==> flow/design.v <==
`timescale 1ns / 1ps
module ALU(
    input  [7:0] SrcA, 
    input  [7:0] SrcB,
    input  [3:0] ALUControl,
    output reg [7:0] ALUResult,
    output reg Zero
);
parameter ADD          = 4'b1000;
parameter SUBTRACT     = 4'b1001;
parameter MULTIPLY     = 4'b1010;
parameter DIVIDE       = 4'b1011;
parameter AND          = 4'b1100;
parameter OR           = 4'b1101;
parameter NOT          = 4'b1110;
parameter XOR          = 4'b1111;
parameter Right_Shift  = 4'b0110;
parameter Left_Shift   = 4'b0111;
parameter LOAD         = 4'b0010;  
parameter STORE        = 4'b0011;   
parameter JUMP         = 4'b0100;
parameter Equal_to     = 4'b0101;
always @(*) begin
    case (ALUControl)
        ADD:          ALUResult = SrcA + SrcB;
        SUBTRACT:     ALUResult = SrcA + (~SrcB + 1'b1);
        MULTIPLY:     ALUResult = SrcA * SrcB;
        DIVIDE:       ALUResult = (SrcB != 0) ? SrcA / SrcB : 8'b0;
        AND:          ALUResult = SrcA & SrcB;
        OR:           ALUResult = SrcA | SrcB;
        NOT:          ALUResult = ~SrcA;
        XOR:          ALUResult = SrcA ^ SrcB;
        Right_Shift:  ALUResult = $signed(SrcA) >>> 1;
        Left_Shift:   ALUResult = $signed(SrcA) << 1;
        Equal_to:    ALUResult = (SrcA == SrcB) ? 8'b00000001 : 8'b00000000;
        default:   begin
          ALUResult = 8'b00000000;
        end
    endcase
      Zero = (ALUResult == 0) ? 1'b1 : 1'b0;
end
endmodule
module ControlUnit(
    input [3:0] opcode,
    input [2:0] funct,
    input Zero,
    output reg RegWrite,
    output reg ALUSrc,
    output reg MemWrite,
    output reg [3:0] ALUControl,
    output reg ResultSrc,
    output reg PCSrc
);
parameter OP_RTYPE        = 4'b0000;
parameter OP_LOAD_IM      = 4'b0001;
parameter OP_LOAD         = 4'b0010;
parameter OP_STORE        = 4'b0011;
parameter OP_JUMP         = 4'b0100;
parameter OP_EQUAL_TO     = 4'b0101;
parameter OP_RIGHT_SHIFT  = 4'b0110;
parameter OP_LEFT_SHIFT   = 4'b0111;
parameter OP_ADDI         = 4'b1000;
parameter OP_BEQ          = 4'b1001;
parameter F_ADD           = 3'b000;
parameter F_SUBTRACT      = 3'b001;
parameter F_MULTIPLY      = 3'b010;
parameter F_DIVIDE        = 3'b011;
parameter F_AND           = 3'b100;
parameter F_OR            = 3'b101;
parameter F_XOR           = 3'b110;
parameter F_NOT           = 3'b111;
parameter ALU_ADD         = 4'b1000;
parameter ALU_SUBTRACT    = 4'b1001;
parameter ALU_MULTIPLY    = 4'b1010;
parameter ALU_DIVIDE      = 4'b1011;
parameter ALU_AND         = 4'b1100;
parameter ALU_OR          = 4'b1101;
parameter ALU_NOT         = 4'b1110;
parameter ALU_XOR         = 4'b1111;
parameter ALU_RIGHT_SHIFT = 4'b0110;
parameter ALU_LEFT_SHIFT  = 4'b0111;
parameter ALU_EQUAL_TO    = 4'b0101;
  always @(*) begin
    RegWrite    = 0;
    ALUSrc      = 0;
    MemWrite    = 0;
    ALUControl  = 4'b0000;
    ResultSrc   = 0;
    PCSrc       = 0;
    case (opcode)
        OP_RTYPE: begin
            RegWrite = 1;
            ALUSrc   = 0;
            case (funct)
                F_ADD:      ALUControl = ALU_ADD;
                F_SUBTRACT: ALUControl = ALU_SUBTRACT;
                F_MULTIPLY: ALUControl = ALU_MULTIPLY;
                F_DIVIDE:   ALUControl = ALU_DIVIDE;
                F_AND:      ALUControl = ALU_AND;
                F_OR:       ALUControl = ALU_OR;
                F_XOR:      ALUControl = ALU_XOR;
                F_NOT:      ALUControl = ALU_NOT;
            endcase
        end
        OP_LOAD_IM: begin
            RegWrite   = 1;
            ALUSrc     = 1;
            ALUControl = ALU_ADD;
            ResultSrc  = 0;
        end
        OP_LOAD: begin
            RegWrite   = 1;
            ALUSrc     = 1;
            ALUControl = ALU_ADD;
            ResultSrc  = 1;
        end
        OP_STORE: begin
        RegWrite = 1;
            ALUSrc     = 1;
            ResultSrc = 0;
            MemWrite   = 1;
            ALUControl = ALU_ADD;
        end
        OP_EQUAL_TO: begin
            ALUControl = ALU_EQUAL_TO;
            PCSrc      = Zero;
        end
        OP_JUMP: begin
            PCSrc = 1;
        end
        OP_RIGHT_SHIFT: begin
            RegWrite   = 1;
            ALUSrc     = 0;
            ALUControl = ALU_RIGHT_SHIFT;
        end
        OP_LEFT_SHIFT: begin
            RegWrite   = 1;
            ALUSrc     = 0;
            ALUControl = ALU_LEFT_SHIFT;
        end
        OP_ADDI: begin
        RegWrite   = 1;
    ALUSrc     = 1;
    ALUControl = ALU_ADD;
    ResultSrc  = 0;
        end
        OP_BEQ: begin
       RegWrite = 0;
       ALUControl = ALU_EQUAL_TO;
       MemWrite = 0;
       ResultSrc = 0;
       ALUSrc = 0;
       PCSrc = Zero;
       end
        default: ALUControl = 4'b0000;
    endcase
end
endmodule
module Extender(
    input  [2:0] in0,
    output reg [7:0] ImmExt
);
    always @(*) begin
        if (in0[2] == 0)
            ImmExt = {5'b00000, in0};  
        else
            ImmExt = {5'b11111, in0};  
    end
endmodule
module Register_file(rdata1, rdata2, wrtData, srcreg1, srcreg2, destreg, write, clk, reset);
input clk, reset, write;
input [2:0] srcreg1, srcreg2, destreg;
input [7:0] wrtData;
output [7:0] rdata1, rdata2;
integer i;
reg [7:0] regfile [0:7];
assign rdata1 = regfile[srcreg1];
assign rdata2 = regfile[srcreg2];
always @ (posedge   clk or posedge reset )begin
if (reset) begin
  for ( i = 0; i < 8; i = i + 1)
    regfile[i] <= i;
end
else  if (write) begin 
    regfile[destreg] <= wrtData;
end
end
endmodule
module MUX_2x1(
input [7:0] in0, input [7:0] in1, input select, output [7:0] out0
    );
    assign out0 = (select ==0) ? in0 : in1;
endmodule
module Forwarding_Mux( Src_in, Result, ALU_Result, forward, Src_out);
input [7:0] Src_in;
input [7:0] Result;
input [7:0] ALU_Result;
input [1:0] forward;
output [7:0] Src_out;
assign Src_out = (forward == 2'b00) ? Src_in:
                 (forward == 2'b01) ? ALU_Result:
                 (forward == 2'b10) ? Result:
                 Src_in;
                 endmodule 
module pc(pc, clk, reset, pcnext, stallF);
input clk, reset;
input [7:0] pcnext;
input stallF;
output reg [7:0] pc;
always  @(posedge   clk or posedge reset) begin
if(reset)
pc <= 8'b0;
else if (!stallF)
pc <= pcnext;
end
endmodule
module IF_ID(
  input [7:0] pcplus1_f,
  input [15:0] instr_f,
  input [7:0] pc_f,
  output reg [7:0] pc_d,
  output reg [7:0] pcplus1_d,
  output reg [15:0] instr_d,
  input clk, input reset,
  input stallD, flushD
);
 always @(posedge clk or posedge reset) begin
  if (reset) begin
    pcplus1_d <= 8'd0;
    instr_d <= 16'd0;
    pc_d <= 8'd0;
  end else if (flushD) begin
    pcplus1_d <= 8'd0;
    instr_d <= 16'd0;
    pc_d <= 8'd0;
  end else if (!stallD) begin
    pcplus1_d <= pcplus1_f;
    instr_d <= instr_f;
    pc_d <= pc_f;
  end
end
endmodule
module ID_EX(
  input [7:0] SrcA, SrcB_reg, pcplus1, ImmExt,
  input [2:0] destreg, Rs1D, Rs2D,
  input RegWrite, ALUSrc, ResultSrc, MemWrite,
  input [3:0] ALUControl,
  output reg [7:0] SrcA_out, SrcB_reg_out, pcplus1_out, ImmExt_out,
  output reg [2:0] destreg_out, Rs1E, Rs2E,
  output reg RegWrite_out, ALUSrc_out, ResultSrc_out, MemWrite_out,
  output reg [3:0] ALUControl_out,
  input clk, input reset, flushE
);
  always @(posedge clk or posedge reset) begin
  if (reset) begin
    SrcA_out <= 0; SrcB_reg_out <= 0; pcplus1_out <= 0; ImmExt_out <= 0;
    destreg_out <= 0; Rs1E <= 0; Rs2E <= 0; RegWrite_out <= 0; ALUSrc_out <= 0; ResultSrc_out <= 0;
    MemWrite_out <= 0; ALUControl_out <= 0;
  end else begin
    if (flushE) begin
      SrcA_out <= 0; SrcB_reg_out <= 0; pcplus1_out <= 0; ImmExt_out <= 0;
      destreg_out <= 0; Rs1E <= 0; Rs2E <= 0; RegWrite_out <= 0; ALUSrc_out <= 0; ResultSrc_out <= 0;
      MemWrite_out <= 0; ALUControl_out <= 0;
    end else begin
      SrcA_out <= SrcA; SrcB_reg_out <= SrcB_reg; pcplus1_out <= pcplus1; ImmExt_out <= ImmExt;
      destreg_out <= destreg; Rs1E <= Rs1D; Rs2E <= Rs2D;
      RegWrite_out <= RegWrite; ALUSrc_out <= ALUSrc; ResultSrc_out <= ResultSrc;
      MemWrite_out <= MemWrite; ALUControl_out <= ALUControl;
    end
  end
end
endmodule
module EX_MEM(
  input [7:0] ALUResult, SrcB_reg, pcplus1,
  input [2:0] destreg,
  input RegWrite, MemWrite, ResultSrc,
  output reg [7:0] ALUResult_out, WriteData_out, pcplus1_out,
  output reg [2:0] destreg_out,
  output reg RegWrite_out, MemWrite_out, ResultSrc_out,
  input clk, input reset
);
  always @(posedge clk or posedge reset) begin
    if (reset) begin
      ALUResult_out <= 0; WriteData_out <= 0; pcplus1_out <= 0;
      destreg_out <= 0; RegWrite_out <= 0; MemWrite_out <= 0; ResultSrc_out <= 0;
    end else begin
      ALUResult_out <= ALUResult; WriteData_out <= SrcB_reg; pcplus1_out <= pcplus1;
      destreg_out <= destreg;
      RegWrite_out <= RegWrite; MemWrite_out <= MemWrite; ResultSrc_out <= ResultSrc;
    end
  end
endmodule
module MEM_WB(
  input [7:0] ReadData, ALUResult, pcplus1,
  input [2:0] destreg,
  input RegWrite, ResultSrc,
  output reg [7:0] ReadData_out, ALUResult_out, pcplus1_out,
  output reg [2:0] destreg_out,
  output reg RegWrite_out, ResultSrc_out,
  input clk, input reset
);
  always @(posedge clk or posedge reset) begin
    if (reset) begin
      ReadData_out <= 0; ALUResult_out <= 0; pcplus1_out <= 0;
      destreg_out <= 0; RegWrite_out <= 0; ResultSrc_out <= 0;
    end else begin
      ReadData_out <= ReadData; ALUResult_out <= ALUResult; pcplus1_out <= pcplus1;
      destreg_out <= destreg;
      RegWrite_out <= RegWrite; ResultSrc_out <= ResultSrc;
    end
  end
endmodule
module Hazard_unit( 
input [2:0] Rs1D, Rs2D, Rs1E, Rs2E, a1_d, a1_e, a1_w, a1_m,
input [3:0] opcode,
input regwrite_m, regwrite_w, ResultSrc_e, pcsrc,
output reg StallF, StallD, FlushD, FlushE,
output reg [1:0] ForwardAE, ForwardBE);
wire hzd;
assign hzd = (ResultSrc_e && (a1_e != 0) &&
              ((a1_e == a1_d) || (a1_e == Rs1D) || (a1_e == Rs2D)) &&
              (opcode != 4'b0101) && (opcode != 4'b0100));
always @(*) begin
        StallF = hzd;
        StallD = hzd;
        FlushE = hzd;
        FlushD = pcsrc;  
    end                           
always @(*) begin
        if (regwrite_m && (a1_m != 0) && (a1_m == Rs1E))
            ForwardAE = 2'b01;  
        else if (regwrite_w && (a1_w != 0) && (a1_w == Rs1E))
            ForwardAE = 2'b10;  
        else
            ForwardAE = 2'b00;  
        if (regwrite_m && (a1_m != 0) && (a1_m == Rs2E))
            ForwardBE = 2'b01;  
        else if (regwrite_w && (a1_w != 0) && (a1_w == Rs2E))
            ForwardBE = 2'b10;  
        else
            ForwardBE = 2'b00;  
    end
endmodule
module Pipelined_Processor(
input CLK,
input reset,
output [7:0] imem_addr,
input [15:0] imem_data,
output [7:0] dmem_addr,
output [7:0] dmem_wdata,
output dmem_we,
input [7:0] dmem_rdata,
output [7:0] result 
   );
wire pcsrc;
wire [7:0] pcplus1_f;
wire [7:0] pcnext_f;
wire [7:0] pc_f, pc_d;
wire [15:0] instr_f, instr_d;
wire signed [7:0] SrcA_d, SrcA_e;
wire signed [7:0] RD1e, RD2e;  
wire signed [7:0] SrcB ;
wire Zero;
wire [7:0] ALUResult_e, ALUResult_m, ALUResult_w;
wire [3:0] ALUControl_d, ALUControl_e;
wire ALUSrc_d, ALUSrc_e, ResultSrc_e, ResultSrc_d, ResultSrc_m, ResultSrc_w;
wire [7:0] pcplus1_d, pcplus1_e, pcplus1_m, pcplus1_w;
wire [2:0] a1_d, Rs1D, Rs2D;
wire [2:0] Rs1E, Rs2E;
wire [2:0] a1_e, a1_m, a1_w;  
wire [3:0] opcode;
wire [2:0] funct;
wire [7:0] SrcB_reg, SrcB_reg_e, SrcB_reg_m;
wire [7:0] wrtdata;
wire [7:0] read_data_w, read_data_m;
wire MemWrite_d, MemWrite_e, MemWrite_m;
wire regwrite_d, regwrite_e, regwrite_w, regwrite_m;
wire [7:0] ImmExt_d, ImmExt_e;  
wire [1:0] ForwardAE, ForwardBE;
wire stallF, flushD, stallD, flushE;
pc p0(.pcnext(pcnext_f),. reset(reset), .pc(pc_f), .stallF(stallF), .clk(CLK));
assign pcplus1_f = pc_f + 1;
assign imem_addr = pc_f;
assign instr_f = imem_data;
assign opcode = instr_f[15:12];
assign pcnext_f = (opcode == 4'b0101 && Zero) ? (pc_f + ImmExt_d) : 
  (pcsrc) ? ImmExt_d :
                (pc_f + 1);
assign a1_d = instr_f[8:6];   
assign funct = instr_f[11:9];
assign Rs1D = instr_f[5:3];
assign Rs2D = instr_f[2:0];
  Extender e0(.in0(Rs2D), .ImmExt(ImmExt_d));
IF_ID l0(.clk(CLK), .flushD(flushD), .stallD(stallD), .pcplus1_f(pcnext_f), .pcplus1_d(pcplus1_d),  .reset(reset), .pc_f(pc_f), .pc_d(pc_d),  .instr_d(instr_d), .instr_f(instr_f));
ControlUnit c0(.opcode(opcode), .funct(funct), .Zero(Zero), .ALUSrc(ALUSrc_d), .MemWrite(MemWrite_d), .ALUControl(ALUControl_d), .ResultSrc(ResultSrc_d), .PCSrc(pcsrc), .RegWrite(regwrite_d));
  Register_file r0(.clk(CLK), .reset(reset), .write(regwrite_w), .destreg(a1_w), .srcreg1(Rs1D), .srcreg2(Rs2D), .rdata1(SrcA_d), .rdata2(SrcB_reg), .wrtData(wrtdata));
ID_EX l1(.clk(CLK), .flushE(flushE), .reset(reset), .SrcA(SrcA_d), .SrcB_reg(SrcB_reg), 
.pcplus1(pcplus1_d), .ImmExt(ImmExt_d), 
.destreg(a1_d), .Rs1D(Rs1D), .Rs2D(Rs2D), .Rs1E(Rs1E), .Rs2E(Rs2E),
.RegWrite(regwrite_d), .ALUSrc(ALUSrc_d), .ResultSrc(ResultSrc_d), 
.MemWrite(MemWrite_d), .ALUControl(ALUControl_d), 
.SrcA_out(RD1e),
.SrcB_reg_out(RD2e), 
.pcplus1_out(pcplus1_e),
.ImmExt_out(ImmExt_e), .destreg_out(a1_e), 
.RegWrite_out(regwrite_e), .ALUSrc_out(ALUSrc_e), 
.ResultSrc_out(ResultSrc_e), 
.MemWrite_out(MemWrite_e), 
.ALUControl_out(ALUControl_e));
Forwarding_Mux m0(.Src_in(RD1e), .Result(wrtdata), .ALU_Result(ALUResult_m), .forward(ForwardAE), .Src_out(SrcA_e));
Forwarding_Mux m1(.Src_in(RD2e), .Result(wrtdata), .ALU_Result(ALUResult_m), .forward(ForwardBE), .Src_out(SrcB_reg_e));
MUX_2x1 alu(.in0(SrcB_reg_e), .in1(ImmExt_e), .select(ALUSrc_e), .out0(SrcB));
ALU a0( .SrcA(SrcA_e), .SrcB(SrcB), .Zero(Zero), .ALUResult(ALUResult_e), .ALUControl(ALUControl_e));
EX_MEM l2(.clk(CLK), .reset(reset), 
.ALUResult(ALUResult_e), .SrcB_reg(SrcB_reg_e),
.pcplus1(pcplus1_e), 
          .RegWrite(regwrite_e), .MemWrite(MemWrite_e),
          .ResultSrc(ResultSrc_e), 
.ALUResult_out(ALUResult_m), .destreg(a1_e), 
.WriteData_out(SrcB_reg_m ), .pcplus1_out(pcplus1_m), .destreg_out(a1_m), .RegWrite_out(regwrite_m), .MemWrite_out(MemWrite_m), .ResultSrc_out(ResultSrc_m));
assign dmem_addr = ALUResult_m;
assign dmem_wdata = SrcB_reg_m;
assign dmem_we = MemWrite_m;
assign read_data_m = dmem_rdata;
MEM_WB l3(.clk(CLK), .reset(reset), .ReadData(read_data_m), .ALUResult(ALUResult_m), .pcplus1(pcplus1_m), .destreg(a1_m), .RegWrite(regwrite_m), .ResultSrc(ResultSrc_m), .ReadData_out(read_data_w), .ALUResult_out(ALUResult_w), .pcplus1_out(pcplus1_w), .destreg_out(a1_w), .RegWrite_out(regwrite_w), .ResultSrc_out(ResultSrc_w));
MUX_2x1 read(.in0(ALUResult_w), .in1(read_data_w), .select(ResultSrc_w), .out0(wrtdata));
assign result = wrtdata;
Hazard_unit h0(.Rs1D(Rs1D), .Rs2D(Rs2D), .Rs1E(Rs1E), .Rs2E(Rs2E), .a1_d(a1_d), .a1_e(a1_e), .a1_w(a1_w), .a1_m(a1_m), .opcode(opcode), .regwrite_m(regwrite_m), .regwrite_w(regwrite_w), .ResultSrc_e(ResultSrc_e), .pcsrc(pcsrc), .StallF(stallF), .StallD(stallD), .FlushD(flushD), .FlushE(flushE), .ForwardAE(ForwardAE), .ForwardBE(ForwardBE));
endmodule
From RTL to reports: Pipelined_Processor --
Tool output for the design above before and after an edit, in the order of the flow. "unedited" refers to lines of the RTL above, "edited" to lines of the edited file. "difference" is "edited" less "unedited", of the values as shown; "rel. change" is that difference over "unedited", in percent. Operators: Yosys type, input widths -> output width; for muxes data width and select width s. Cell names lack the library's common part. The mark n/a stands for no value.
Inputs: top Pipelined_Processor, clock port CLK, standard-cell library sky130hd, library corner tt_025C_1v80

The edit --
The edit as a unified diff against the file above. This change comes from a script, not from a designer. The edited design behaves differently; no optimisation was intended.
begin of diff
@@ -350,7 +350,9 @@
 output [7:0] dmem_wdata,
 output dmem_we,
-input [7:0] dmem_rdata,
+input [7:0] dmem_rdata_in,
 output [7:0] result 
    );
+reg [7:0] dmem_rdata;
+always @(posedge CLK) dmem_rdata <= dmem_rdata_in;
 wire pcsrc;
 wire [7:0] pcplus1_f;
end of diff

Word level --
Source: Yosys, flattened and elaborated. Widths are those after wreduce. Registers that Yosys merges into a memory's read port (data or address) are not register bits. Print and check cells do not count. Equal cells are merged and count once. Yosys's memory passes give these memory sizes; they may raise the number of words (mostly to a power of two), join words into wider ones and drop unused or constant bits.
Cells by class:
- $add $sub $neg | unedited 5, edited 5, difference 0, rel. change 0.00%
- multiply operators | unedited 1, edited 1, difference 0, rel. change 0.00%
- divide/modulo/power cells | unedited 1, edited 1, difference 0, rel. change 0.00%
- equality and inequality tests | unedited 55, edited 55, difference 0, rel. change 0.00%
- mux-type cells | unedited 38, edited 38, difference 0, rel. change 0.00%
- bitwise gates (word level) | unedited 5, edited 5, difference 0, rel. change 0.00%
- reductions and logical operators | unedited 35, edited 35, difference 0, rel. change 0.00%
Operators by type and width:
- $mux 8 | unedited 15, edited 15, difference 0, rel. change 0.00%
- $eq 3x3->1 const B | unedited 12, edited 12, difference 0, rel. change 0.00%
- $logic_and 1x1->1 | unedited 11, edited 11, difference 0, rel. change 0.00%
- $eq 4x4->1 const B | unedited 10, edited 10, difference 0, rel. change 0.00%
- $mux 1 | unedited 10, edited 10, difference 0, rel. change 0.00%
- $reduce_and 2->1 | unedited 8, edited 8, difference 0, rel. change 0.00%
- $eq 3x3->1 | unedited 7, edited 7, difference 0, rel. change 0.00%
- $eq 4x3->1 const B | unedited 7, edited 7, difference 0, rel. change 0.00%
- $eq 3x2->1 const B | unedited 6, edited 6, difference 0, rel. change 0.00%
- $mux 2 | unedited 4, edited 4, difference 0, rel. change 0.00%
- $add 8x8->8 | unedited 3, edited 3, difference 0, rel. change 0.00%
- $eq 3x1->1 const B | unedited 3, edited 3, difference 0, rel. change 0.00%
- $logic_not 3->1 | unedited 3, edited 3, difference 0, rel. change 0.00%
- $mux 3 | unedited 3, edited 3, difference 0, rel. change 0.00%
- $reduce_bool 3->1 | unedited 3, edited 3, difference 0, rel. change 0.00%
- $add 8x1->8 const B | unedited 2, edited 2, difference 0, rel. change 0.00%
- $eq 2x1->1 const B | unedited 2, edited 2, difference 0, rel. change 0.00%
- $eq 2x2->1 const B | unedited 2, edited 2, difference 0, rel. change 0.00%
- $eq 4x2->1 const B | unedited 2, edited 2, difference 0, rel. change 0.00%
- $logic_not 2->1 | unedited 2, edited 2, difference 0, rel. change 0.00%
- $logic_or 1x1->1 | unedited 2, edited 2, difference 0, rel. change 0.00%
- $ne 4x3->1 const B | unedited 2, edited 2, difference 0, rel. change 0.00%
- $not 8->8 | unedited 2, edited 2, difference 0, rel. change 0.00%
- $pmux 8 s8 | unedited 2, edited 2, difference 0, rel. change 0.00%
- $and 8x8->8 | unedited 1, edited 1, difference 0, rel. change 0.00%
- $div 8x8->8 | unedited 1, edited 1, difference 0, rel. change 0.00%
- $eq 4x1->1 const B | unedited 1, edited 1, difference 0, rel. change 0.00%
- $eq 8x8->1 | unedited 1, edited 1, difference 0, rel. change 0.00%
The list need not be complete.
Bit counts:
- bits in registers | unedited 156, edited 164, difference +8, rel. change +5.13%
- bits in read-only memories | unedited 24, edited 24, difference 0, rel. change 0.00%
- memories kept | unedited 1, edited 1, difference 0, rel. change 0.00%
- bits of input ports | unedited 26, edited 26, difference 0, rel. change 0.00%
- output and inout bits | unedited 33, edited 33, difference 0, rel. change 0.00%
- word-level cells | unedited 172, edited 173, difference +1, rel. change +0.58%
Memories:
- shape (words x width / read and write ports) | unedited 8 x 3 bit 1R0W, edited 8 x 3 bit 1R0W

Longest topological paths --
Yosys ltp: most cells in a row. Word level: on the elaborated netlist, between registers, memories and ports. Mapped: between sequential cells and ports; inverters and the memories' decode and read muxes count.
Logic depth:
- depth in word-level cells | unedited 19, edited 19, difference 0, rel. change 0.00%
- ABC_AREA | unedited 0, edited 0
- depth in mapped cells | unedited 78, edited 68, difference -10, rel. change -12.82%

Mapped cells and area --
The flow's flattened synthesis, as Yosys stat reports it; memories are mapped. The netlist is that of the ABC_AREA named above (0 if unset); the other value can give another one.
Cells by type:
- nor2_1 | unedited 134, edited 153, difference +19, rel. change +14.18%
- nand2_1 | unedited 108, edited 122, difference +14, rel. change +12.96%
- dfxtp_1 | unedited 0, edited 8, difference +8
- o21ai_0 | unedited 93, edited 87, difference -6, rel. change -6.45%
- mux2_2 | unedited 26, edited 20, difference -6, rel. change -23.08%
- nor2b_1 | unedited 18, edited 12, difference -6, rel. change -33.33%
- mux4_2 | unedited 5, edited 11, difference +6, rel. change +120.00%
- nor3_1 | unedited 34, edited 39, difference +5, rel. change +14.71%
- nand3_1 | unedited 32, edited 37, difference +5, rel. change +15.62%
- o22ai_1 | unedited 17, edited 12, difference -5, rel. change -29.41%
- a21oi_1 | unedited 96, edited 92, difference -4, rel. change -4.17%
- o221ai_1 | unedited 11, edited 7, difference -4, rel. change -36.36%
- and3_1 | unedited 8, edited 4, difference -4, rel. change -50.00%
- and2_1 | unedited 7, edited 11, difference +4, rel. change +57.14%
- buf_4 | unedited 5, edited 1, difference -4, rel. change -80.00%
- buf_1 | unedited 4, edited 8, difference +4, rel. change +100.00%
- nand3b_1 | unedited 3, edited 7, difference +4, rel. change +133.33%
- clkbuf_1 | unedited 42, edited 45, difference +3, rel. change +7.14%
The list need not be complete.
Mapped netlist:
- standard cells after synthesis | unedited 1287, edited 1329, difference +42, rel. change +3.26%
- chip area (Yosys) (µm²) | unedited 11330.9, edited 11671.2, difference +340.3, rel. change +3.00%
- sequential area (µm²) | unedited 3718.6, edited 3878.7, difference +160.1, rel. change +4.31%
- mapped flip-flops | unedited 148, edited 156, difference +8, rel. change +5.41%
- buffers | unedited 60, edited 64, difference +4, rel. change +6.67%
The figures by module come from a second, unflattened synthesis with its own total; it is not the netlist above.
Second synthesis, totals:
- cell total of the unflattened synthesis | unedited 1371, edited 1379, difference +8, rel. change +0.58%
- area total of the unflattened synthesis (µm²) | unedited 14272.4, edited 14432.6, difference +160.2, rel. change +1.12%
Each row is one instance without its submodules.
Modules, unedited:
- ALU | instances 1, cells 529, area 3921.3 µm²
- Register_file | instances 1, cells 329, area 3673.5 µm²
- ID_EX | instances 1, cells 104, area 1574.0 µm²
- IF_ID | instances 1, cells 104, area 1327.5 µm²
- EX_MEM | instances 1, cells 31, area 754.5 µm²
- MEM_WB | instances 1, cells 30, area 729.4 µm²
- Pipelined_Processor | instances 1, cells 78, area 566.8 µm²
- Forwarding_Mux | instances 2, cells 27, area 276.5 µm²
- pc | instances 1, cells 18, area 335.3 µm²
- Hazard_unit | instances 1, cells 38, area 310.3 µm²
- MUX_2x1 | instances 2, cells 9, area 131.4 µm²
- ControlUnit | instances 1, cells 30, area 203.9 µm²
- Extender | instances 1, cells 8, area 60.1 µm²
Modules, edited:
- ALU | instances 1, cells 529, area 3921.3 µm²
- Register_file | instances 1, cells 329, area 3673.5 µm²
- ID_EX | instances 1, cells 104, area 1574.0 µm²
- IF_ID | instances 1, cells 104, area 1327.5 µm²
- EX_MEM | instances 1, cells 31, area 754.5 µm²
- MEM_WB | instances 1, cells 30, area 729.4 µm²
- Pipelined_Processor | instances 1, cells 86, area 726.9 µm²
- Forwarding_Mux | instances 2, cells 27, area 276.5 µm²
- pc | instances 1, cells 18, area 335.3 µm²
- Hazard_unit | instances 1, cells 38, area 310.3 µm²
- MUX_2x1 | instances 2, cells 9, area 131.4 µm²
- ControlUnit | instances 1, cells 30, area 203.9 µm²
- Extender | instances 1, cells 8, area 60.1 µm²

Timing after synthesis --
Path of least setup slack by OpenSTA after synthesis, without wires, with an ideal clock, recovery checks aside; 20% of the period is set as input and as output delay. Where synthesis merged equal registers, the netlist keeps one of their names.
Timing post-synthesis:
- path kind | unedited reg-to-reg, edited reg-to-reg
- start | unedited register l1.ImmExt_out[6], edited register l1.Rs2E[1]
- end | unedited register p0.pc[7], edited register p0.pc[2]
- clock period (ns) | unedited 13.5, edited 13.5, difference 0.0, rel. change 0.00%
- library setup time (ns) | unedited 0.126, edited 0.126, difference 0.000
- arrival (ns) | unedited 12.790, edited 13.094, difference +0.304, rel. change +2.38%
- path slack (ns) | unedited 0.584, edited 0.280, difference -0.304
- delay of the path (ns) | unedited 12.916, edited 13.220, difference +0.304, rel. change +2.35%
- stages on the path | unedited 69, edited 66, difference -3, rel. change -4.35%
- buffers on the path | unedited 1, edited 3, difference +2, rel. change +200.00%
- synthesis period reached (ns) | unedited 12.916, edited 13.22, difference +0.304, rel. change +2.35%
"delay of the path" = arrival - input delay + setup time. "stages on the path" counts driving pins, that of a launching flip-flop among them; a cell with two outputs on the path counts twice. "synthesis period reached" = period - worst setup slack (recovery checks aside). The figure is calculated, with input and output delays left at 20% of the set period. At most two assigning lines are given for a register; there are more.
On the way, post-synthesis, unedited: path through dfrtp_1 > buf_2 > or3b_1 > a211oi_2 > o211ai_2 > o221ai_2 > a21o_2 > clkinv_1 > nor3_1 > nand2_1 > a22oi_1 > ha_1 > o21a_1 > or2_2 > and2_1 > nor2b_1 > nor2_1 > a21oi_1 > [... 33 more ...] > a21o_1 > a21oi_1 > nor2b_1 > nor2_1 > nor2_1 > mux2_2 > ha_1 > o21a_1 > o21ai_0 > a21oi_1 > o21ai_0 > nand2b_1 > a21oi_1 > o221ai_1 > nor3_2 > nand4_1 > nor3b_1 > a221o_1, elaborated cells between the ends (all ways) 21, source lines of those cells 14, classes of those cells 3 x add/sub; 1 x mul; 1 x div; 1 x eq/ne; 8 x mux; 4 x logic; 3 x reduce/logical
RTL lines, path post-synthesis, unedited:
- start, declared | RTL line 248 | output reg [7:0] SrcA_out, SrcB_reg_out, pcplus1_out, ImmExt_out,
- start, assigned | RTL line 256 | SrcA_out <= 0; SrcB_reg_out <= 0; pcplus1_out <= 0; ImmExt_out <= 0;
- start, assigned | RTL line 265 | SrcA_out <= SrcA; SrcB_reg_out <= SrcB_reg; pcplus1_out <= pcplus1; ImmExt_out <= ImmExt;
- end, assigned | RTL line 212 | pc <= 8'b0;
- end, assigned | RTL line 214 | pc <= pcnext;
- end, declared | RTL line 209 | output reg [7:0] pc;
unedited: No chain of elaborated cells between the ends is given.
On the way, post-synthesis, edited: path through dfrtp_1 > buf_2 > or3b_1 > a211o_1 > a21oi_1 > buf_4 > nand2_1 > a31oi_1 > inv_1 > ha_1 > a31oi_1 > a31oi_1 > ha_1 > o21ai_0 > nand2b_1 > a21o_1 > a21boi_0 > ha_1 > [... 30 more ...] > nand2b_1 > and4_1 > o31ai_1 > clkbuf_1 > mux2i_1 > ha_1 > a21boi_0 > o21a_1 > o21a_1 > o21a_1 > o21ai_0 > a211o_1 > and3_1 > o211ai_1 > nor4_2 > a31oi_4 > mux2_2 > a221o_1, elaborated cells between the ends (all ways) 33, source lines of those cells 19, classes of those cells 3 x add/sub; 1 x mul; 1 x div; 5 x eq/ne; 13 x mux; 4 x logic; 6 x reduce/logical
RTL lines, path post-synthesis, edited:
- start, declared | RTL line 249 | output reg [2:0] destreg_out, Rs1E, Rs2E,
- start, assigned | RTL line 257 | destreg_out <= 0; Rs1E <= 0; Rs2E <= 0; RegWrite_out <= 0; ALUSrc_out <= 0; ResultSrc_out <= 0;
- start, assigned | RTL line 266 | destreg_out <= destreg; Rs1E <= Rs1D; Rs2E <= Rs2D;
- end, assigned | RTL line 212 | pc <= 8'b0;
- end, assigned | RTL line 214 | pc <= pcnext;
- end, declared | RTL line 209 | output reg [7:0] pc;
edited: No chain of elaborated cells between the ends is given.

Path in the finished layout --
From the final timing report of the runs of pair 1: the path of least setup slack in the routed layout; clock arrival at registers is part of the times.
Timing after layout:
- path kind | unedited reg-to-reg, edited reg-to-reg
- start | unedited register l2.destreg_out[2], edited register l2.destreg_out[1]
- end | unedited register p0.pc[7], edited register p0.pc[2]
- clock period (ns) | unedited 13.2, edited 13.2, difference 0.0, rel. change 0.00%
- library setup time (ns) | unedited 0.11, edited 0.11, difference 0.00
- arrival (ns) | unedited 13.06, edited 13.10, difference +0.04, rel. change +0.31%
- path slack (ns) | unedited 0.47, edited 0.41, difference -0.06
- stages on the path | unedited 75, edited 64, difference -11, rel. change -14.67%
- buffers on the path | unedited 3, edited 2, difference -1, rel. change -33.33%
On the way, after layout, unedited: path through dfrtp_2 > or3b_4 > a211oi_4 > o211a_4 > buf_8 > a21oi_1 > a21o_1 > inv_2 > nor3_4 > a22oi_2 > ha_1 > o21a_1 > or2_2 > and2_4 > nor2b_2 > nor2_1 > a21oi_1 > ha_1 > [... 39 more ...] > nor2_2 > nor2_4 > nor2_1 > a21oi_1 > ha_1 > a21boi_0 > o21a_1 > o21ai_2 > a21oi_1 > o21ai_1 > nand2b_1 > a21oi_2 > o221ai_2 > nor3_2 > buf_4 > nand4_1 > nor3b_4 > a221o_1, elaborated cells between the ends (all ways) 42, classes of those cells 3 x add/sub; 1 x mul; 1 x div; 7 x eq/ne; 16 x mux; 5 x logic; 9 x reduce/logical
RTL lines, path after layout, unedited:
- start, declared | RTL line 278 | output reg [2:0] destreg_out,
- start, assigned | RTL line 285 | destreg_out <= 0; RegWrite_out <= 0; MemWrite_out <= 0; ResultSrc_out <= 0;
- start, assigned | RTL line 288 | destreg_out <= destreg;
- end, assigned | RTL line 212 | pc <= 8'b0;
- end, assigned | RTL line 214 | pc <= pcnext;
- end, declared | RTL line 209 | output reg [7:0] pc;
unedited: No chain of elaborated cells between the ends is given.
On the way, after layout, edited: path through dfrtp_1 > or3b_4 > a211o_4 > a21o_4 > o211ai_1 > nand4_1 > o31ai_4 > a31oi_2 > a31oi_1 > ha_1 > o21ai_2 > nand2b_1 > a21o_1 > a21boi_0 > ha_1 > o21a_1 > nor2_2 > nor2b_1 > [... 28 more ...] > nand2b_1 > and4_4 > o31ai_4 > mux2i_1 > ha_1 > a21boi_2 > o21a_1 > o21a_1 > o21a_1 > o21ai_1 > a211o_1 > and3_1 > o211ai_1 > nor4_4 > buf_4 > a31oi_4 > mux2_2 > a221o_1, elaborated cells between the ends (all ways) 42, classes of those cells 3 x add/sub; 1 x mul; 1 x div; 7 x eq/ne; 16 x mux; 5 x logic; 9 x reduce/logical
RTL lines, path after layout, edited:
- start, declared | RTL line 278 | output reg [2:0] destreg_out,
- start, assigned | RTL line 285 | destreg_out <= 0; RegWrite_out <= 0; MemWrite_out <= 0; ResultSrc_out <= 0;
- start, assigned | RTL line 288 | destreg_out <= destreg;
- end, assigned | RTL line 212 | pc <= 8'b0;
- end, assigned | RTL line 214 | pc <= pcnext;
- end, declared | RTL line 209 | output reg [7:0] pc;
edited: No chain of elaborated cells between the ends is given.

Flow runs --
Both versions went through the flow (Yosys, OpenROAD) with the same settings in each pair. Constraints: input delay and output delay 20% of the set period each, output load 0.01 pF.
Flow settings, pair 1: CORE_UTILIZATION 40, period_ns 13.2, CAP_MARGIN 20, CORE_MARGIN 2, SLEW_MARGIN 20
Final reports, pair 1:
- Yosys chip area after synthesis (µm²) | unedited 11330.9, edited 11671.2, difference +340.3, rel. change +3.00%
- total die area (µm²) | unedited 29689.0, edited 30560.3, difference +871.3, rel. change +2.93%
- standard-cell area after routing (µm²) | unedited 13868.3, edited 13942.1, difference +73.8, rel. change +0.53%
- utilization of the finished layout (%) | unedited 49.8, edited 48.6, difference -1.2
- lowest setup slack (ns) | unedited 0.470, edited 0.414, difference -0.056
- total negative setup slack (ns) | unedited 0.000, edited 0.000, difference 0.000
- smallest hold slack (ns) | unedited 0.351, edited 0.322, difference -0.029
- total power after layout (uW) | unedited 3071, edited 3304, difference +233, rel. change +7.59%
- achieved period (ns) | unedited 12.730, edited 12.786, difference +0.056, rel. change +0.44%
Flow settings, pair 2: CELL_PAD_IN_SITES_DETAIL_PLACEMENT 0, CORE_UTILIZATION 22, GPL_ROUTABILITY_DRIVEN 1, HOLD_SLACK_MARGIN 0.13, SETUP_SLACK_MARGIN 4.26, period_ns 23.4, CAP_MARGIN 20, CORE_MARGIN 2, SLEW_MARGIN 20
Final reports, pair 2:
- Yosys chip area after synthesis (µm²) | unedited 11330.9, edited 11671.2, difference +340.3, rel. change +3.00%
- total die area (µm²) | unedited 53335.6, edited 54908.2, difference +1572.6, rel. change +2.95%
- standard-cell area after routing (µm²) | unedited 13320.3, edited 13644.3, difference +324.0, rel. change +2.43%
- utilization of the finished layout (%) | unedited 26.1, edited 26.0, difference -0.1
- lowest setup slack (ns) | unedited 7.599, edited 8.232, difference +0.633
- total negative setup slack (ns) | unedited 0.000, edited 0.000, difference 0.000
- smallest hold slack (ns) | unedited 0.351, edited 0.328, difference -0.023
- total power after layout (uW) | unedited 1611, edited 1737, difference +126, rel. change +7.82%
- achieved period (ns) | unedited 15.801, edited 15.168, difference -0.633, rel. change -4.01%
"achieved period": clock period set for the run, less the worst setup slack. It is reckoned from that one timing run; input and output delays stay at 20% of the period that was set. "total power after layout" rests on the timing tool's default activity at the inputs, not on a simulated workload.
